==> flow/design.v <==
`timescale 100ps/10ps
module triangle(clk, reset, nt, xi, yi, busy, po, xo, yo);
input        clk, reset, nt;
input  [2:0] xi, yi;
output       busy, po;
output [2:0] xo, yo;
reg busy, po;
reg [4:0] state, next_state;  
reg [6:0] x_cor[0:2];         
reg [6:0] y_cor[0:2];         
reg [1:0] s0_count;           
reg s1_count;                 
reg s2_count;                 
reg s7_count;                 
reg [4:0] horiz;              
reg [3:0] out_count;          
reg signed [8:0] a[0:1];      
reg signed [8:0] b[0:1];      
reg signed [8:0] c[0:1];      
reg [3:0] ep, save_ep;        
reg signed [7:0] value;       
reg [1:0] o_idx;              
reg [2:0] xo, yo;             
reg loc;                      
reg [3:0] start;              
parameter s0=5'd0,s1=5'd1,s2=5'd2,s3=5'd3,s4=5'd4,s5=5'd5,s6=5'd6,s7=5'd7;
integer i,j;
always @(posedge clk or posedge reset)begin
    if(reset) state<=s0;
    else state<=next_state;
end
always @(*)begin
    case(state)
        s0:next_state=(s0_count==2'd3)?s1:s0;
        s1:next_state=(s1_count==1'b1)?s2:s1;
        s2:next_state=(out_count==y_cor[0]||out_count==y_cor[1]||out_count==y_cor[2])?s5:((s2_count==1'b1)?((value==8'd0)?s5:((value[7]==1'b0)?s3:s4)):s2);
        s3:next_state=(o_idx==2'd2)?s5:s2;
        s4:next_state=(o_idx==2'd1)?s5:s2;
        s5:next_state=(out_count==y_cor[0]||out_count==y_cor[2])?s6:((loc==1'b0)?((out_count==y_cor[1])?((start==x_cor[1])?s6:s5):((start==ep)?s6:s5)):((start==x_cor[0])?s6:s5));
        s6:next_state=(out_count==y_cor[2])?s7:s2;
        s7:next_state=(s7_count==1'b1)?s0:s7;
        default:next_state=s0;
    endcase
end
always @(posedge clk or posedge reset)begin
    if(reset) busy<=1'b0;
    else begin
        if(state==s7&&s7_count==1'b1) busy<=1'b0;
        else if(state==s0&&s0_count==2'd0&&nt==1'b0) busy<=1'b0;
        else busy<=1'b1;
    end
end
always @(posedge clk or posedge reset)begin
    if(reset) s0_count<=2'd0;
    else begin
        if(state==s7) s0_count<=2'd0;
        else if(state==s0&&s0_count==2'd0&&nt==1'b0) s0_count<=2'd0;
        else s0_count<=s0_count+2'd1;
    end
end
always @(posedge clk or posedge reset)begin
    if(reset)begin
        s1_count<=1'b0;
    end
    else begin
        if(state==s1) s1_count<=1'b1;
        else s1_count<=1'b0;
    end
end
always @(posedge clk or posedge reset)begin
    if(reset)begin
        s2_count<=1'b0;
    end
    else begin
        if(state==s2) s2_count<=1'b1;
        else s2_count<=1'b0;
    end
end
always @(posedge clk or posedge reset)begin
    if(reset)begin
        s7_count<=1'b0;
    end
    else begin
        if(state==s7) s7_count<=1'b1;
        else s7_count<=1'b0;
    end
end
always @(posedge clk or posedge reset)begin
    if(reset)begin
        loc<=1'b0;
    end
    else begin
        if(state==s1)begin
            if(x_cor[1]>x_cor[0]) loc<=1'b0;
            else loc<=1'b1;
        end
    end
end
always @(posedge clk or posedge reset)begin
    if(reset)begin
        for(i=0;i<2;i=i+1)begin
            a[i]<=9'd0;
        end
    end
    else begin
        case(state)
            s1:begin
                if(loc==1'b0)begin
                    a[0]<=($signed(y_cor[1])-$signed(y_cor[0]));
                    a[1]<=($signed(y_cor[2])-$signed(y_cor[1]));
                end
                else begin
                    a[0]<=($signed(y_cor[1])-$signed(y_cor[0]));
                    a[1]<=(~($signed(y_cor[2])-$signed(y_cor[1])))+9'd1;
                end
            end
        endcase
    end
end
always @(posedge clk or posedge reset)begin
    if(reset)begin
        for(i=0;i<2;i=i+1)begin
            b[i]<=9'd0;
        end
    end
    else begin
        case(state)
            s1:begin
                if(loc==1'b0)begin
                    b[0]<=(~($signed(x_cor[1])-$signed(x_cor[0])))+9'd1;
                    b[1]<=(~($signed(x_cor[2])-$signed(x_cor[1])))+9'd1;
                end
                else begin
                    b[0]<=(~($signed(x_cor[1])-$signed(x_cor[0])))+9'd1;
                    b[1]<=($signed(x_cor[2])-$signed(x_cor[1]));
                end
            end
        endcase
    end
end
always @(posedge clk or posedge reset)begin
    if(reset)begin
        for(i=0;i<2;i=i+1)begin
            c[i]<=9'd0;
        end
    end
    else begin
        case(state)
            s1:begin
                if(loc==1'b0)begin
                    c[0]<=($signed(y_cor[0]*x_cor[1])-$signed(y_cor[1]*x_cor[0]));
                    c[1]<=($signed(y_cor[1]*x_cor[2])-$signed(y_cor[2]*x_cor[1]));
                end
                else begin
                    c[0]<=($signed(y_cor[0]*x_cor[1])-$signed(y_cor[1]*x_cor[0]));
                    c[1]<=(~($signed(y_cor[1]*x_cor[2])-$signed(y_cor[2]*x_cor[1])))+9'd1;
                end
            end
        endcase
    end
end
always @(posedge clk or posedge reset)begin
    if(reset)begin
        for(i=0;i<3;i=i+1)begin
            x_cor[i]<=7'd0;
        end
    end
    else begin
        case(state)
            s0:begin
                x_cor[s0_count]<=xi;
            end
        endcase
    end
end
always @(posedge clk or posedge reset)begin
    if(reset)begin
        for(i=0;i<3;i=i+1)begin
            y_cor[i]<=7'd0;
        end
    end
    else begin
        case(state)
            s0:begin
                y_cor[s0_count]<=yi;
            end
        endcase
    end
end
always @(posedge clk or posedge reset)begin
    if(reset) begin
        horiz<=5'd0;
    end
    else begin
        case(state)
            s1:begin
                horiz<=(x_cor[1]-x_cor[0]);
            end
        endcase
    end
end
always @(posedge clk or posedge reset)begin
    if(reset)begin
        out_count<=4'd0;
    end
    else begin
        case(state)
            s1:out_count<=y_cor[0];
            s6:out_count<=out_count+4'd1;
        endcase
    end
end
always @(posedge clk or posedge reset)begin
    if(reset)begin
        ep<=4'd0;
    end
    else begin
        if(loc==1'b0)begin
            if(state==s6) ep<=save_ep;
            else if(state==s3)begin
                if(out_count<y_cor[1])begin
                    if(o_idx==2'd2) ep<=ep;
                    else ep<=ep+4'd1;
                end
                else ep<=ep-4'd1;
            end
            else if(state==s4)begin
                if(out_count<y_cor[1]) ep<=ep-4'd1;
                else begin
                    if(o_idx==2'd1) ep<=ep;
                    else ep<=ep+4'd1;
                end
            end
            else ep<=ep;
        end
        else begin
            if(state==s6) ep<=save_ep;
            else if(state==s3)begin
                if(out_count<y_cor[1])begin
                    if(o_idx==2'd2) ep<=ep;
                    else ep<=ep-4'd1;
                end
                else ep<=ep+4'd1;
            end
            else if(state==s4)begin
                if(out_count<y_cor[1]) ep<=ep+4'd1;
                else begin
                    if(o_idx==2'd1) ep<=ep;
                    else ep<=ep-4'd1;
                end
            end
            else ep<=ep;
        end
    end
end
always @(posedge clk or posedge reset)begin
    if(reset)begin
        o_idx<=2'd0;
    end
    else begin
        if(state==s3) o_idx<=2'd1;
        else if(state==s4) o_idx<=2'd2;
        else if(state==s5) o_idx<=2'd0;
    end
end
always @(posedge clk or posedge reset)begin
    if(reset)begin
        save_ep<=4'd0;
    end
    else begin
        if(state==s1) save_ep<=(x_cor[0]+x_cor[1])>>1;
    end
end
always @(posedge clk or posedge reset)begin
    if(reset)begin
        value<=8'd0;
    end
    else begin
        if(state==s2) begin
            if(out_count==y_cor[0]||out_count==y_cor[1]||out_count==y_cor[2]) value<=8'd0;
            else if(out_count<y_cor[1]) begin
                value<=(a[0]*$signed(ep))+(b[0]*$signed(out_count))+c[0];
            end
            else begin
                value<=(a[1]*$signed(ep))+(b[1]*$signed(out_count))+c[1];
            end
        end
    end
end
always @(posedge clk or posedge reset)begin
    if(reset) po<=1'b0;
    else if(state==s5) po<=1'b1;
    else po<=1'b0;
end
always @(posedge clk)begin
    if(state==s5) start<=start+4'd1;
    else begin
        if(loc==1'b0) start<=x_cor[0];
        else begin
            if(out_count==y_cor[1]) start<=x_cor[1];
            else start<=ep;
        end
    end
end
always @(posedge clk or posedge reset)begin
    if(reset)begin
        xo<=3'd0;
    end
    else begin
        if(state==s5)begin
            if(out_count==y_cor[0]) xo<=x_cor[0];
            else if(out_count==y_cor[2]) xo<=x_cor[2];
            else xo<=start;
        end
    end
end
always @(posedge clk or posedge reset)begin
    if(reset)begin
        yo<=3'd0;
    end
    else begin
        if(state==s5)begin
            if(out_count==y_cor[0]) yo<=y_cor[0];
            else if(out_count==y_cor[2]) yo<=y_cor[2];
            else yo<=out_count;
        end
    end
end
endmodule
Hand-over note for triangle

Reports on triangle. Each step is given for the RTL above and for the edited RTL. "unedited" refers to lines of the RTL above, "edited" to lines of the edited file. "change" is "edited" less "unedited", of the values as shown. Operators carry their Yosys type and port widths (W data, S select, Z words). Library cell names are shortened. The mark - stands for no value.

Top module: triangle. Clock port: clk. Standard-cell library: sky130hd. Library corner: tt_025C_1v80.

The edit. Unified diff, file above to edited file. This change comes from a script, not from a designer. The edited design behaves differently; no optimisation was intended.

```diff
@@ -1,8 +1,10 @@
 `timescale 100ps/10ps
-module triangle(clk, reset, nt, xi, yi, busy, po, xo, yo);
+module triangle(clk, reset, nt, xi_pad, yi, busy, po, xo, yo);
 input        clk, reset, nt;
-input  [2:0] xi, yi;
+input  [2:0] xi_pad, yi;
 output       busy, po;
 output [2:0] xo, yo;
+reg [2:0] xi;
+always @(posedge clk) xi <= xi_pad;
 reg busy, po;
 reg [4:0] state, next_state;  
```

Word level. Counts by Yosys on the flattened word-level netlist (proc, flatten, opt, wreduce). Print and check cells are left out.

Storage and ports: bits of input ports (unedited 9, edited 9, change 0); word-level cells (unedited 159, edited 160, change +1); output and inout port bits (unedited 8, edited 8, change 0); flip-flop bits (word level) (unedited 112, edited 115, change +3).

Operators by class: muxes and demuxes (unedited 57, edited 57, change 0); add/sub/neg operators (unedited 23, edited 23, change 0); $mul (unedited 8, edited 8, change 0); equal/unequal tests (unedited 20, edited 20, change 0); order comparisons (unedited 2, edited 2, change 0); reduce/logical cells (unedited 16, edited 16, change 0); bitwise logic cells (unedited 5, edited 5, change 0).

Unchanged operator kinds not shown: 43.

Longest topological paths. Depth = most cells in a row (Yosys ltp): at word level without a register or memory, in the mapped netlist without a sequential cell, where the memories' decode and read muxes count.

Logic depth: word-level depth (unedited 7, edited 7, change 0); ABC_AREA (unedited 0, edited 0); gate-level depth with buffers (unedited 19, edited 19, change 0); gate-level depth less buffers (unedited 17, edited 17, change 0).

After synthesis. Source: synth_stat.txt of the flow (Yosys; design flattened, memories mapped). It holds for the ABC_AREA given above (unset counts as 0); a run with the other value may have another netlist.

Cells by type: nand2_1 (unedited 85, edited 88, change +3); dfxtp_1 (unedited 4, edited 7, change +3); nor2_1 (unedited 76, edited 74, change -2); xnor2_1 (unedited 51, edited 53, change +2); o21ai_0 (unedited 25, edited 27, change +2); nand2_2 (unedited 2, edited 0, change -2); a21oi_1 (unedited 59, edited 58, change -1); and2_1 (unedited 44, edited 43, change -1); xor2_1 (unedited 26, edited 25, change -1); clkbuf_1 (unedited 22, edited 23, change +1); a21o_1 (unedited 19, edited 18, change -1); buf_2 (unedited 5, edited 4, change -1); nor3_1 (unedited 5, edited 6, change +1); buf_1 (unedited 1, edited 2, change +1); nor4_2 (unedited 1, edited 2, change +1); nor4_4 (unedited 1, edited 0, change -1); or3_4 (unedited 1, edited 0, change -1); and2_2 (unedited 0, edited 1, change +1).

Unchanged cell types not shown: 35. Not every row of either side is listed.

Synthesis totals: cells in the netlist (unedited 1005, edited 1011, change +6); buffer cells (unedited 28, edited 29, change +1); flip-flop cells (unedited 105, edited 108, change +3); sequential area (um2) (unedited 2608.8, edited 2668.8, change +60.0); chip area (Yosys) (um2) (unedited 9816.9, edited 9883.2, change +66.3).

Path before layout. Path of least setup slack by OpenSTA after synthesis, without wires, with an ideal clock, recovery checks aside; 20% of the period is set as input and as output delay. Where synthesis merged equal registers, the netlist keeps one of their names.

Timing post-synthesis: kind (unedited reg2reg, edited reg2reg); start (unedited reg ep[3], edited reg ep[3]); end (unedited reg value[7], edited reg value[7]); path delay (ns) (unedited 4.797, edited 4.801, change +0.004); setup slack (ns) (unedited 0.203, edited 0.199, change -0.004); stages on the path (unedited 17, edited 17, change 0); arrival (ns) (unedited 4.663, edited 4.663, change 0.000); clock period (ns) (unedited 5.0, edited 5.0, change 0.0); required time (ns) (unedited 4.866, edited 4.862, change -0.004); library setup time (ns) (unedited 0.134, edited 0.138, change +0.004); period reached after synthesis (ns) (unedited 4.797, edited 4.801, change +0.004).

"path delay" = arrival - input delay + setup time. "stages on the path" counts driving pins, that of a launching flip-flop among them; a cell with two outputs on the path counts twice. "period reached after synthesis" is the clock period less the worst setup slack; recovery checks do not enter. This is arithmetic on one report: input and output delays are still those of the set period (20% each). Between the ends stands the longest chain of elaborated cells between them, by number of cells; it is not shown to be the way that was timed. Of several equally long chains one is given. A line is the first line of the expression or statement that the cell stems from. Yosys adds cells for indexed reads and writes and turns some case tables into memories. At most two assigning lines are given for a register; there are more.

Between the ends, post-synthesis, unedited:
Path through: dfrtp_1 > clkbuf_1 > nand2b_1 > fa_1 > fa_1 > inv_1 > fa_1 > fa_1 > fa_1 > ha_1 > a21oi_1 > nor2_1 > o211ai_1 > nand2_1 > xnor2_1 > mux2i_1 > o22ai_1. For length of the longest elaborated chain the number is 5. Under elaborated cells between the ends (all ways) stands 8. The entry for RTL lines with such cells reads 4. Those cells by class: add/sub: 4; mul: 2; mux: 2.

RTL lines, path post-synthesis, unedited: start: declaration (line 20) `reg [3:0] ep, save_ep;`; start: assignment (line 219) `if(state==s6) ep<=save_ep;`; start: assignment (line 222) `if(o_idx==2'd2) ep<=ep;`; $mul A9 B4 Y8 (line 285) `value<=(a[1]*$signed(ep))+(b[1]*$signed(out_count))+c[1];`; $add A8 B8 Y8 x2 (line 285); $mux W8 (line 281) `else if(out_count<y_cor[1]) begin`; $mux W8 (line 280) `if(out_count==y_cor[0]||out_count==y_cor[1]||out_count==y_cor[2]) value<=8'd0;`; end: assignment (line 282) `value<=(a[0]*$signed(ep))+(b[0]*$signed(out_count))+c[0];`; end: assignment (line 285); end: declaration (line 21) `reg signed [7:0] value;`.

Between the ends, post-synthesis, edited:
Path through: dfrtp_1 > clkbuf_1 > nand2b_1 > fa_1 > fa_1 > inv_1 > fa_1 > fa_1 > fa_1 > ha_1 > a21oi_1 > nor2_1 > o211ai_1 > nand2_1 > xnor2_1 > mux2i_1 > o22ai_1. For length of the longest elaborated chain the number is 5. Under elaborated cells between the ends (all ways) stands 8. The entry for RTL lines with such cells reads 4. Those cells by class: add/sub: 4; mul: 2; mux: 2.

RTL lines, path post-synthesis, edited: start: declaration (line 22) `reg [3:0] ep, save_ep;`; start: assignment (line 221) `if(state==s6) ep<=save_ep;`; start: assignment (line 224) `if(o_idx==2'd2) ep<=ep;`; $mul A9 B4 Y8 (line 287) `value<=(a[1]*$signed(ep))+(b[1]*$signed(out_count))+c[1];`; $add A8 B8 Y8 x2 (line 287); $mux W8 (line 283) `else if(out_count<y_cor[1]) begin`; $mux W8 (line 282) `if(out_count==y_cor[0]||out_count==y_cor[1]||out_count==y_cor[2]) value<=8'd0;`; end: assignment (line 284) `value<=(a[0]*$signed(ep))+(b[0]*$signed(out_count))+c[0];`; end: assignment (line 287); end: declaration (line 23) `reg signed [7:0] value;`.

Timing after layout. Path of least setup slack in the final report of the runs of set A (OpenROAD, finished layout, wires in). Where an end is a register, its clock arrival counts in the times.

Timing after layout: kind (unedited reg2reg, edited reg2reg); start (unedited reg out_count[2], edited reg out_count[3]); end (unedited reg value[7], edited reg value[6]); clock period (ns) (unedited 5.0, edited 5.0, change 0.0); arrival (ns) (unedited 4.91, edited 4.89, change -0.02); required time (ns) (unedited 5.23, edited 5.23, change 0.00); stages on the path (unedited 16, edited 15, change -1); setup slack (ns) (unedited 0.32, edited 0.34, change +0.02); library setup time (ns) (unedited 0.13, edited 0.13, change 0.00).

Between the ends stands the longest chain of elaborated cells between them, by number of cells; it is not shown to be the way that was timed. Of several equally long chains one is given. At most two assigning lines are given for a register; there are more.

Between the ends, after layout, unedited:
Path through: dfrtp_1 > nand2_1 > fa_1 > fa_1 > inv_1 > fa_1 > fa_1 > fa_1 > ha_1 > a21oi_1 > nor2_1 > o211ai_1 > nand2_1 > xnor2_1 > mux2i_1 > o22ai_1. For length of the longest elaborated chain the number is 5. Under elaborated cells between the ends (all ways) stands 14. Those cells by class: add/sub: 4; mul: 2; compare: 1; eq/ne: 3; mux: 2; reduce/logical: 2.

RTL lines, path after layout, unedited: start: declaration (line 16) `reg [3:0] out_count;`; start: assignment (line 208) `s1:out_count<=y_cor[0];`; start: assignment (line 209) `s6:out_count<=out_count+4'd1;`; $mul A9 B4 Y8 (line 285) `value<=(a[1]*$signed(ep))+(b[1]*$signed(out_count))+c[1];`; $add A8 B8 Y8 x2 (line 285); $mux W8 (line 281) `else if(out_count<y_cor[1]) begin`; $mux W8 (line 280) `if(out_count==y_cor[0]||out_count==y_cor[1]||out_count==y_cor[2]) value<=8'd0;`; end: assignment (line 282) `value<=(a[0]*$signed(ep))+(b[0]*$signed(out_count))+c[0];`; end: assignment (line 285); end: declaration (line 21) `reg signed [7:0] value;`.

Between the ends, after layout, edited:
Path through: dfrtp_1 > inv_1 > fa_1 > inv_1 > fa_1 > fa_1 > fa_1 > fa_1 > ha_1 > a21oi_1 > o21bai_1 > a21oi_1 > xnor2_1 > mux2i_1 > o22ai_1. For length of the longest elaborated chain the number is 5. Under elaborated cells between the ends (all ways) stands 14. Those cells by class: add/sub: 4; mul: 2; compare: 1; eq/ne: 3; mux: 2; reduce/logical: 2.

RTL lines, path after layout, edited: start: declaration (line 18) `reg [3:0] out_count;`; start: assignment (line 210) `s1:out_count<=y_cor[0];`; start: assignment (line 211) `s6:out_count<=out_count+4'd1;`; $mul A9 B4 Y8 (line 287) `value<=(a[1]*$signed(ep))+(b[1]*$signed(out_count))+c[1];`; $add A8 B8 Y8 x2 (line 287); $mux W8 (line 283) `else if(out_count<y_cor[1]) begin`; $mux W8 (line 282) `if(out_count==y_cor[0]||out_count==y_cor[1]||out_count==y_cor[2]) value<=8'd0;`; end: assignment (line 284) `value<=(a[0]*$signed(ep))+(b[0]*$signed(out_count))+c[0];`; end: assignment (line 287); end: declaration (line 23) `reg signed [7:0] value;`.

Flow runs. Runs of the flow (Yosys, OpenROAD) on both versions; the two runs of a pair have the same settings. The constraints put input and output delay at 20% of the set period each and load the outputs with 0.01 pF.

Flow settings, set A:
The entry for CORE_UTILIZATION reads 40. period_ns: 5.0. CAP_MARGIN: 20. The entry for CORE_MARGIN reads 2. The figure for SLEW_MARGIN is 20.

Results, set A: die outline area (um2) (unedited 25811.6, edited 25982.2, change +170.6); chip area after synthesis (Yosys) (um2) (unedited 9816.9, edited 9883.2, change +66.3); period reached (ns) (unedited 4.681, edited 4.657, change -0.024); total power of the final layout (W) (unedited 0.002053, edited 0.001728, change -0.000325); setup total negative slack (ns) (unedited 0.000, edited 0.000, change 0.000); setup slack of the worst path (ns) (unedited 0.319, edited 0.343, change +0.024); smallest hold slack (ns) (unedited 0.493, edited 0.429, change -0.064); standard-cell area after routing (um2) (unedited 10685.2, edited 10750.3, change +65.1); final utilization (%) (unedited 44.2, edited 44.2, change 0.0).

Flow settings, set B:
CAP_MARGIN: 20. The figure for CELL_PAD_IN_SITES_DETAIL_PLACEMENT is 0. CELL_PAD_IN_SITES_GLOBAL_PLACEMENT: 3. The entry for CORE_UTILIZATION reads 50. The entry for CTS_CLUSTER_DIAMETER reads 359. The figure for GPL_ROUTABILITY_DRIVEN is 0. MAX_ROUTING_LAYER: met5. The figure for SETUP_SLACK_MARGIN is 0.12. The figure for SLEW_MARGIN is 10. TNS_END_PERCENT: 45. period_ns: 6.08. The entry for CORE_MARGIN reads 2.

Results, set B: die outline area (um2) (unedited 20770.6, edited 20907.7, change +137.1); chip area after synthesis (Yosys) (um2) (unedited 9816.9, edited 9883.2, change +66.3); period reached (ns) (unedited 4.983, edited 4.931, change -0.052); total power of the final layout (W) (unedited 0.001729, edited 0.00146, change -0.000269); setup total negative slack (ns) (unedited 0.000, edited 0.000, change 0.000); setup slack of the worst path (ns) (unedited 1.097, edited 1.149, change +0.052); smallest hold slack (ns) (unedited 0.483, edited 0.456, change -0.027); standard-cell area after routing (um2) (unedited 10550.1, edited 10602.7, change +52.6); final utilization (%) (unedited 54.6, edited 54.7, change +0.1).

"period reached" means the clock period less the worst setup slack. The figure is calculated, with input and output delays left at 20% of the set period. By "total power of the final layout" is meant OpenSTA's value without simulated activity: inputs other than the clock are taken to toggle once in ten clock periods, and the tool carries that through the logic.

End of note.
